==> flow/design.v <==
`timescale 1ns / 1ps
module alu(
    input [2:0] funct3_in,    
    input [6:0] opcode_in, funct7_in,
    input [31:0] rs1_value_in, mux_result_in,    
    output reg [31:0] alu_result_out, raw_output
);
    localparam  reg_reg     = 7'b0110011,
                immediate   = 7'b0010011;
    always @(*) begin
        alu_result_out = 32'b0;
        case (opcode_in)
            immediate: begin
                case (funct3_in)
                    3'b000: alu_result_out = rs1_value_in + mux_result_in;
                    3'b001: alu_result_out = rs1_value_in << mux_result_in[4:0];
                    3'b010: alu_result_out = ($signed(rs1_value_in) < $signed(mux_result_in)) ? 1 : 0;
                    3'b011: alu_result_out = (rs1_value_in < mux_result_in) ? 1 : 0;
                    3'b100: alu_result_out = rs1_value_in ^ mux_result_in;
                    3'b101: begin
                        if (mux_result_in[11:5] == 0) alu_result_out = rs1_value_in >> mux_result_in[4:0];
                        else alu_result_out = $signed(rs1_value_in) >>> mux_result_in[4:0];
                    end
                    3'b110: alu_result_out = rs1_value_in | mux_result_in;
                    3'b111: alu_result_out = rs1_value_in & mux_result_in;          
                endcase
            end
            reg_reg: begin
                case (funct3_in)
                    3'b000: begin
                        if (funct7_in == 0) alu_result_out = rs1_value_in + mux_result_in;
                        else alu_result_out = rs1_value_in - mux_result_in;
                    end
                    3'b001: alu_result_out = rs1_value_in << mux_result_in[4:0];
                    3'b010: alu_result_out = ($signed(rs1_value_in) < $signed(mux_result_in)) ? 1 : 0;
                    3'b011: alu_result_out = (rs1_value_in < mux_result_in) ? 1 : 0;
                    3'b100: alu_result_out = rs1_value_in ^ mux_result_in;
                    3'b101: begin
                        if (funct7_in == 0) alu_result_out = rs1_value_in >> mux_result_in[4:0];
                        else alu_result_out = $signed(rs1_value_in) >>> mux_result_in[4:0];
                    end
                    3'b110: alu_result_out = rs1_value_in | mux_result_in;
                    3'b111: alu_result_out = rs1_value_in & mux_result_in;
                endcase             
            end
            default: begin
                alu_result_out = 32'b0;
            end
        endcase
        raw_output = alu_result_out;
    end        
endmodule
`timescale 1ns / 1ps
module decoder(
    input [31:0] instruction,
    output reg imm_sel_out, write_enable_out,
    output reg [2:0] funct3_out,
    output reg [4:0] rd_sel_out, rs1_sel_out, rs2_sel_out,
    output reg [6:0] funct7_out, opcode_out,
    output reg [11:0] imm_value_out
);
    localparam  reg_reg         = 7'b0110011,
                immediate       = 7'b0010011,
                upper_immediate = 7'b0110111,
                store           = 7'b0100011,
                branch          = 7'b1100011,
                jump            = 7'b1101111;
   always @(*) begin
        opcode_out = instruction[6:0];
        funct7_out = instruction[31:25];
        rs2_sel_out = instruction[24:20];
        rs1_sel_out = instruction[19:15];
        funct3_out = instruction[14:12];
        rd_sel_out = instruction[11:7];
        imm_value_out = instruction[31:20];
        imm_sel_out = 0;
        write_enable_out = 0;
        case (opcode_out)
            immediate: begin
                imm_sel_out = 1;
                write_enable_out = 1;             
            end
            reg_reg: begin
                imm_sel_out = 0;
                write_enable_out = 1;
            end
            default: begin
                imm_sel_out = 0;
                write_enable_out = 0;
            end
        endcase
   end
endmodule
`timescale 1ns / 1ps
module mux_alu(
    input imm_sel_in,
    input [11:0] imm_value_in,
    input [31:0] rs2_value_in,
    output [31:0] mux_result_out,
    output [11:0] trace_imm    
);
    assign mux_result_out = (imm_sel_in) ? {{20{imm_value_in[11]}}, imm_value_in} : rs2_value_in;
    assign trace_imm = imm_value_in;
endmodule
`timescale 1ns / 1ps
module raw_handler(
    input clk,
    input write_enable_in, write_enable_in_2,
    input [4:0] rs1_sel_in, rs2_sel_in, rd_write_back_in, rd_write_back_in_2,
    input [31:0] rs1_value_in, rs2_value_in, rd_value_in, rd_wb_value_2,
    output reg [4:0] get_rs1, get_rs2,
    output reg [31:0] rs1_value_out, rs2_value_out    
);
    always @(*) begin
        get_rs1 = rs1_sel_in;
        get_rs2 = rs2_sel_in;
        if (write_enable_in && rd_write_back_in != 5'b00000 && rs1_sel_in == rd_write_back_in) begin
            rs1_value_out = rd_value_in;
        end
        else if (write_enable_in_2 && rd_write_back_in_2 != 5'b00000 && rs1_sel_in == rd_write_back_in_2) begin
            rs1_value_out = rd_wb_value_2;
        end
        else begin
            rs1_value_out = rs1_value_in;
        end
        if (write_enable_in && rd_write_back_in != 5'b00000 && rs2_sel_in == rd_write_back_in) begin
            rs2_value_out = rd_value_in;
        end
        else if (write_enable_in_2 && rd_write_back_in_2 != 5'b00000 && rs2_sel_in == rd_write_back_in_2) begin
            rs2_value_out = rd_wb_value_2;
        end        
        else begin
            rs2_value_out = rs2_value_in;
        end
    end
endmodule
`timescale 1ns / 1ps
module register_file(
    input clk, write_enable_in,
    input [4:0] rd_sel_in, rs1_sel_in, rs2_sel_in,
    input [31:0] write_data_in,
    output reg [31:0] rs1_value_out, rs2_value_out,
    output reg [4:0] trace_rd, trace_rs1, trace_rs2,
    output reg [31:0] trace_write_in
);
    reg [31:0] registers [0:31];
    always @(*) begin
        rs1_value_out = (rs1_sel_in == 5'b00000) ? 32'b0 : registers[rs1_sel_in];
        rs2_value_out = (rs2_sel_in == 5'b00000) ? 32'b0 : registers[rs2_sel_in];
    end
    always @(posedge clk) begin
        if (write_enable_in && rd_sel_in != 5'b00000) begin
            registers[rd_sel_in] <= write_data_in;
        end   
        trace_rd <= rd_sel_in;
        trace_rs1 <= rs1_sel_in;
        trace_rs2 <= rs2_sel_in;
        trace_write_in <= write_data_in;   
    end
endmodule
`timescale 1ns / 1ps
module pipeline_reg_alu(
    input clk,
    input write_enable_in,
    input [4:0] rd_sel_in,
    input [31:0] alu_result_in,
    output reg write_enable_out,
    output reg [4:0] rd_sel_out, rd_write_back_2,
    output reg [31:0] alu_result_out, rd_wb_value_2
);
    always @(posedge clk) begin
        rd_sel_out <= rd_sel_in;
        alu_result_out <= alu_result_in;
        write_enable_out <= write_enable_in;
        rd_write_back_2 <= rd_sel_in;
        rd_wb_value_2 <= alu_result_in;                        
    end
endmodule
`timescale 1ns / 1ps
module pipeline_reg_decoder(
    input clk,
    input write_enable_in,
    input [31:0] mux_result_in, rs1_value_in,
    input [6:0] opcode_in, funct7_in,
    input [4:0] rd_sel_in,
    input [2:0] funct3_in,
    output reg write_enable_out,
    output reg [31:0] mux_result_out, rs1_value_out,
    output reg [6:0] opcode_out, funct7_out,
    output reg [4:0] rd_sel_out, raw_rd,
    output reg [2:0] funct3_out
);
    always @(posedge clk) begin
        write_enable_out <= write_enable_in;
        mux_result_out <= mux_result_in;
        rs1_value_out <= rs1_value_in;
        opcode_out <= opcode_in;
        funct7_out <= funct7_in;
        rd_sel_out <= rd_sel_in;
        funct3_out <= funct3_in;
        raw_rd <= rd_sel_in;  
    end
endmodule
`timescale 1ns / 1ps
module pipeline_reg_instruction(
    input clk,
    input [31:0] instruction_in,
    output reg [31:0] instruction_out,
    output reg [31:0] trace_instruction
);
    always @(posedge clk) begin
        instruction_out <= instruction_in;
        trace_instruction <= instruction_in;
    end
endmodule
`timescale 1ns / 1ps
module program_counter(
    input clk, rst_n,
    output reg [31:0] program_count
);
    always @(posedge clk) begin
        if (!rst_n) begin
            program_count <= 0;
        end
        else begin
            program_count <= program_count + 4;
        end
    end
endmodule
`timescale 1ns / 1ps
module cpu(
    input rst_n, clk,
    input [31:0] imem_insn,
    output [31:0] imem_addr,
    output [31:0] trace_instruction, trace_rd_value,
    output [11:0] trace_imm,
    output [4:0] trace_rd, trace_rs1, trace_rs2
);
    wire        imm_sel,
                write_enable,
                write_enable_reg,
                write_enable_alu;
    wire [31:0] instruction_reg,
                mux_result,
                mux_result_reg,
                rs1_value,
                rs1_value_reg,
                rs2_value,
                rs2_value_reg,
                alu_result,
                alu_result_reg,
                rd_wb_value,
                rd_wb_value_2,
                raw_rs1_value,
                raw_rs2_value;
    wire [11:0] imm_value;
    wire [6:0]  funct7,
                funct7_reg,
                opcode,
                opcode_reg;
    wire [4:0]  rd_sel,
                rd_sel_reg,
                rd_sel_wb,
                rd_write_back,
                rd_write_back_2,
                rs1_sel,
                rs1_sel_reg,
                rs2_sel,
                rs2_sel_reg,
                get_rs1,
                get_rs2;                
    wire [2:0]  funct3,
                funct3_reg;    
    pipeline_reg_instruction pri(
        .clk(clk),
        .instruction_in(imem_insn),
        .instruction_out(instruction_reg),
        .trace_instruction(trace_instruction)
    );
    pipeline_reg_decoder prd(
        .clk(clk),
        .write_enable_in(write_enable),
        .mux_result_in(mux_result),
        .rs1_value_in(raw_rs1_value),
        .opcode_in(opcode),
        .funct7_in(funct7),
        .rd_sel_in(rd_sel),
        .funct3_in(funct3),
        .write_enable_out(write_enable_reg),
        .mux_result_out(mux_result_reg),
        .rs1_value_out(rs1_value_reg),
        .opcode_out(opcode_reg),
        .funct7_out(funct7_reg),
        .rd_sel_out(rd_sel_reg),
        .funct3_out(funct3_reg),
        .raw_rd(rd_write_back)
    );
    pipeline_reg_alu pra(
        .clk(clk),
        .write_enable_in(write_enable_reg),
        .rd_sel_in(rd_sel_reg),
        .alu_result_in(alu_result),
        .write_enable_out(write_enable_alu),
        .rd_sel_out(rd_sel_wb),
        .alu_result_out(alu_result_reg),
        .rd_write_back_2(rd_write_back_2),
        .rd_wb_value_2(rd_wb_value_2)
    );
    program_counter pc(
        .clk(clk),
        .rst_n(rst_n),
        .program_count(imem_addr)
    );
    decoder dcr(
        .instruction(instruction_reg),
        .funct3_out(funct3),
        .funct7_out(funct7),
        .rd_sel_out(rd_sel),
        .rs1_sel_out(rs1_sel),
        .rs2_sel_out(rs2_sel),
        .imm_value_out(imm_value),
        .opcode_out(opcode),
        .imm_sel_out(imm_sel),
        .write_enable_out(write_enable)
    );
    mux_alu mux(
        .imm_sel_in(imm_sel),
        .imm_value_in(imm_value),
        .rs2_value_in(raw_rs2_value),
        .mux_result_out(mux_result),
        .trace_imm(trace_imm)
    );
    alu alu(
        .opcode_in(opcode_reg),
        .funct3_in(funct3_reg),
        .funct7_in(funct7_reg),
        .rs1_value_in(rs1_value_reg),
        .mux_result_in(mux_result_reg),
        .alu_result_out(alu_result),
        .raw_output(rd_wb_value)
    );
    raw_handler rwh(
        .clk(clk),
        .write_enable_in(write_enable_reg),
        .write_enable_in_2(write_enable_alu),
        .rs1_sel_in(rs1_sel),
        .rs2_sel_in(rs2_sel),
        .rd_write_back_in(rd_write_back),
        .rd_write_back_in_2(rd_write_back_2),
        .rs1_value_in(rs1_value),
        .rs2_value_in(rs2_value),
        .rd_value_in(rd_wb_value),
        .rd_wb_value_2(rd_wb_value_2),
        .get_rs1(get_rs1),
        .get_rs2(get_rs2),
        .rs1_value_out(raw_rs1_value),
        .rs2_value_out(raw_rs2_value)
    );
    register_file rgf(
        .clk(clk),
        .write_enable_in(write_enable_alu),
        .rd_sel_in(rd_sel_wb),
        .rs1_sel_in(get_rs1),
        .rs2_sel_in(get_rs2),
        .write_data_in(alu_result_reg),
        .rs1_value_out(rs1_value),
        .rs2_value_out(rs2_value),
        .trace_rd(trace_rd),
        .trace_rs1(trace_rs1),
        .trace_rs2(trace_rs2),
        .trace_write_in(trace_rd_value) 
    );
endmodule
Step by step through the tools: cpu
What the tools print for cpu, step after step.
Line numbers count from 1 in the design file above.
Operators carry their Yosys type and port widths (W data, S select, Z words).
Cell names lack the library's common part.
A cell with - has no value.
Inputs
  top module: cpu
  clock: clk
  standard-cell library: sky130hd
  library corner: tt_025C_1v80

Word-level counts
Yosys after proc, flatten, opt, wreduce and memory -nomap, before mapping. Enables and synchronous resets that opt folds into registers are not counted as muxes. Print and check cells are not counted.
Yosys's memory passes give these memory sizes; they may raise the number of words (mostly to a power of two), join words into wider ones and drop unused or constant bits.
Cells by class
  $add $sub $neg: 3
  order comparisons: 2
  eq/ne operators: 15
  shift-type cells: 3
  muxes and demuxes: 20
  bitwise operators: 3
  reduce/logical cells: 14
Operators by type and width (number)
  $pmux W32 S8: 2
  $mux W32: 11
  $lt A32 B32 Y1: 2
  $pmux W32 S2: 1
  $add A32 B3 Y32 const B: 1
  $add A32 B32 Y32: 1
  $sub A32 B32 Y32: 1
  $and A32 B32 Y32: 1
  $or A32 B32 Y32: 1
  $xor A32 B32 Y32: 1
  $shl A32 B5 Y32: 1
  $shr A32 B5 Y32: 1
  $sshr A32 B5 Y32: 1
  $eq A5 B5 Y1: 4
  $eq A7 B5 Y1 const B: 2
  $eq A7 B6 Y1 const B: 2
  $logic_not A7 Y1: 2
  $eq A3 B3 Y1 const B: 4
  $logic_not A5 Y1: 2
  $reduce_bool A5 Y1: 2
  $logic_and A1 B1 Y1: 6
  $eq A3 B2 Y1 const B: 2
  $mux W5: 1
  $mux W1: 5
  $eq A3 B1 Y1 const B: 1
  $logic_not A3 Y1: 1
  $reduce_or A2 Y1: 1
Storage and ports
  bits in registers: 236
  bits in writable memories: 1024
  word width x clocked read ports: 64
  memories kept: 1
  input bits: 34
  output and inout port bits: 123
Memories
  rgf.registers: depth 32, width 32, read ports 2, write ports 1, RTL line 146  | reg [31:0] registers [0:31];

Longest topological paths
Yosys ltp: most cells in a row. Word level: on the elaborated netlist, between registers, memories and ports. Mapped: between sequential cells and ports; inverters and the memories' decode and read muxes count.
Depth
  depth in word-level cells: 6
  ABC_AREA: 0
  gate-level depth with buffers: 15
  mapped depth without buffers: 14

Netlist
Source: synth_stat.txt of the flow (Yosys; design flattened, memories mapped). It holds for the ABC_AREA given above (unset counts as 0); a run with the other value may have another netlist.
Synthesis totals
  standard cells after synthesis: 4725
  synthesis area: 64106.5 um^2
  mapped flip-flops: 1258
Cell types
  edfxtp_1: number 1024, area in all 3.07E+04 um^2
  mux4_2: number 376, area in all 8.47E+03 um^2
  dfxtp_1: number 234, area in all 4.68E+03 um^2
  mux2i_1: number 431, area in all 4.31E+03 um^2
  a221oi_1: number 171, area in all 1.5E+03 um^2
  a21oi_1: number 246, area in all 1.23E+03 um^2
  ha_1: number 98, area in all 1.23E+03 um^2
  nor2_1: number 327, area in all 1.23E+03 um^2
  o21ai_0: number 236, area in all 1.18E+03 um^2
  nand2_1: number 233, area in all 874.589 um^2
  mux2_2: number 68, area in all 765.734 um^2
  clkbuf_1: number 202, area in all 758.227 um^2
  a22oi_1: number 99, area in all 743.213 um^2
  xnor2_1: number 53, area in all 464.195 um^2
  inv_1: number 113, area in all 424.157 um^2
  buf_2: number 76, area in all 380.365 um^2
  nand3_1: number 76, area in all 380.365 um^2
  o211ai_1: number 46, area in all 345.331 um^2
Other cell types: 71; their cells: 616.
The figures by module come from a second, unflattened synthesis with its own total; it is not the netlist above.
Second synthesis, totals
  cell total of the unflattened synthesis: 4901
  area total of the unflattened synthesis: 66657.7 um^2
Each row is one instance without its submodules.
Modules
  register_file: instances 1, cells 2611, area 48845.6 um^2, seq. area 31690.4 um^2
  alu: instances 1, cells 1429, area 9301.4 um^2, seq. area 0.0 um^2
  raw_handler: instances 1, cells 365, area 2319.7 um^2, seq. area 0.0 um^2
  pipeline_reg_decoder: instances 1, cells 92, area 1779.2 um^2, seq. area 1741.7 um^2
  program_counter: instances 1, cells 168, area 1473.9 um^2, seq. area 600.6 um^2
  pipeline_reg_alu: instances 1, cells 75, area 1038.5 um^2, seq. area 760.7 um^2
  pipeline_reg_instruction: instances 1, cells 64, area 880.8 um^2, seq. area 640.6 um^2
  mux_alu: instances 1, cells 50, area 641.9 um^2, seq. area 0.0 um^2
  decoder: instances 1, cells 47, area 376.6 um^2, seq. area 0.0 um^2
  cpu: instances 1, cells 0, area 0.0 um^2, seq. area 0.0 um^2

Path before layout
OpenSTA on the mapped netlist: ideal clock, no wires. The path of least setup slack (recovery checks aside). Input and output delay are each 20% of the period. Register names are those of the netlist, which keeps one name where synthesis merged equal registers.
Timing path after synthesis
  path kind: flip-flop to flip-flop
  start point: reg prd.mux_result_out[2]
  end point: reg prd.mux_result_out[30]
  clock period: 5000 ps
  time at the first pin: 0 ps
  arrival: 3819 ps
  slack: 1102 ps
  path delay: 3898 ps
  driving pins on the path: 16
  path buffers: 3
  synthesis period reached: 3898 ps
"path delay" = arrival - input delay + setup time.
"driving pins on the path": output pins that drive a net of the path, with the launching flip-flop's if there is one; two outputs of one cell count as two.
"synthesis period reached" is the clock period less the worst setup slack; recovery checks do not enter. This is arithmetic on one report: input and output delays are still those of the set period (20% each).
Between the ends stands the longest chain of elaborated cells between them, by number of cells; it is not shown to be the way that was timed. Of several equally long chains one is given.
A line is the first line of the expression or statement that the cell stems from. Yosys adds cells for indexed reads and writes and turns some case tables into memories.
Between the ends, after synthesis
  path through: dfxtp_1 inv_1 buf_1 clkbuf_1 buf_1 ha_1 a211oi_1 o211ai_1 a41oi_2 o311a_1 o21bai_1 a311oi_1 xnor2_1 a221oi_1 or3_1 o211ai_1
  cells in the longest elaborated chain: 6
RTL lines, path after synthesis
  from (decl): RTL line 188  | output reg [31:0] mux_result_out, rs1_value_out,
  from (assign): RTL line 195  | mux_result_out <= mux_result_in;
  $sub A32 B32 Y32: RTL line 32  | else alu_result_out = rs1_value_in - mux_result_in;
  $mux W32: RTL line 31  | if (funct7_in == 0) alu_result_out = rs1_value_in + mux_result_in;
  $pmux W32 S8: RTL line 29  | case (funct3_in)
  $pmux W32 S2: RTL line 12  | case (opcode_in)
  $mux W32: RTL line 126  | if (write_enable_in && rd_write_back_in != 5'b00000 && rs2_sel_in == rd_write_back_in) begin
  $mux W32: RTL line 102  | assign mux_result_out = (imm_sel_in) ? {{20{imm_value_in[11]}}, imm_value_in} : rs2_value_in;
  to (assign): RTL line 195
  to (decl): RTL line 188

Path in the finished layout
Path of least setup slack in the final report of stored run 1 (OpenROAD, finished layout, wires in). Where an end is a register, its clock arrival counts in the times.
The report prints the path's times to 10 ps; the period is as set.
Timing path after layout
  path kind: flip-flop to flip-flop
  start point: reg pri.instruction_out[24]
  end point: reg prd.mux_result_out[23]
  clock period: 2800 ps
  time at the first pin: 800 ps
  arrival: 4340 ps
  slack: -970 ps
  driving pins on the path: 7
  path buffers: 3
Between the ends stands the longest chain of elaborated cells between them, by number of cells; it is not shown to be the way that was timed. Of several equally long chains one is given.
Between the ends, after layout
  path through: dfxtp_1 clkbuf_4 clkbuf_4 clkbuf_2 a21oi_1 a22oi_2 o221ai_4
  cells in the longest elaborated chain: 5
RTL lines, path after layout
  from (decl): RTL line 208  | output reg [31:0] instruction_out,
  from (assign): RTL line 212  | instruction_out <= instruction_in;
  $logic_not A5 Y1: RTL line 149  | rs2_value_out = (rs2_sel_in == 5'b00000) ? 32'b0 : registers[rs2_sel_in];
  $mux W32: RTL line 149
  $mux W32: RTL line 129  | else if (write_enable_in_2 && rd_write_back_in_2 != 5'b00000 && rs2_sel_in == rd_write_back_in_2) begin
  $mux W32: RTL line 126  | if (write_enable_in && rd_write_back_in != 5'b00000 && rs2_sel_in == rd_write_back_in) begin
  $mux W32: RTL line 102  | assign mux_result_out = (imm_sel_in) ? {{20{imm_value_in[11]}}, imm_value_in} : rs2_value_in;
  to (assign): RTL line 195  | mux_result_out <= mux_result_in;
  to (decl): RTL line 188  | output reg [31:0] mux_result_out, rs1_value_out,

Lab notebook: cpu

Module cpu, platform sky130hd: 3 stored runs of the flow (Yosys, OpenROAD) with differing settings, in no particular order. Input and output delays are each 20% of the period that was set; the output load is 0.01 pF.
By "achieved clock period" is meant the clock period of the run minus its worst setup slack. This is arithmetic on one report: input and output delays are still those of the set period (20% each).
"worst setup path time" means the part of the period allowed to the worst setup path (the constraints hold back 20% at inputs and 20% at outputs) less its slack; where the path has registers, the arrival times of their clocks count too.
"power" rests on the timing tool's default activity at the inputs, not on a simulated workload.
"worst setup path time" is known to 10 ps.
[stored run 1] settings: CELL_PAD_IN_SITES_DETAIL_PLACEMENT=1, CELL_PAD_IN_SITES_GLOBAL_PLACEMENT=2, CORE_ASPECT_RATIO=0.54, CORE_MARGIN=6, CTS_CLUSTER_DIAMETER=330, GPL_TIMING_DRIVEN=0, HOLD_SLACK_MARGIN=-0.02, PLACE_DENSITY_LB_ADDON=0.2, SLEW_MARGIN=40, period_ns=2.8, CAP_MARGIN=20, CORE_UTILIZATION=40
[stored run 1] result: chip area after synthesis (Yosys) 64106.5 um^2, die area 170479.0 um^2, standard-cell area of the final layout 87232.4 um^2, utilization 55.1 %, worst setup slack after layout -967 ps, total negative slack -50330 ps, worst hold slack 202 ps, power 0.051641 W, achieved clock period 3767 ps, worst setup path time 3770 ps, worst setup path kind flip-flop to flip-flop
[stored run 2] settings: CORE_UTILIZATION=50, period_ns=3.17, CAP_MARGIN=20, CORE_MARGIN=2, SLEW_MARGIN=20
[stored run 2] result: chip area after synthesis (Yosys) 64106.5 um^2, die area 131095.0 um^2, standard-cell area of the final layout 78883.2 um^2, utilization 61.9 %, worst setup slack after layout -35 ps, total negative slack -64 ps, worst hold slack 281 ps, power 0.041716 W, achieved clock period 3205 ps, worst setup path time 3210 ps, worst setup path kind flip-flop to flip-flop
[stored run 3] settings: CORE_ASPECT_RATIO=1.01, GPL_TIMING_DRIVEN=0, HOLD_SLACK_MARGIN=-0.02, period_ns=5.0, CAP_MARGIN=20, CORE_MARGIN=2, CORE_UTILIZATION=40, SLEW_MARGIN=20
[stored run 3] result: chip area after synthesis (Yosys) 64106.5 um^2, die area 163485.0 um^2, standard-cell area of the final layout 75835.2 um^2, utilization 47.7 %, worst setup slack after layout -182 ps, total negative slack -232 ps, worst hold slack 347 ps, power 0.026755 W, achieved clock period 5182 ps, worst setup path time 5180 ps, worst setup path kind flip-flop to flip-flop
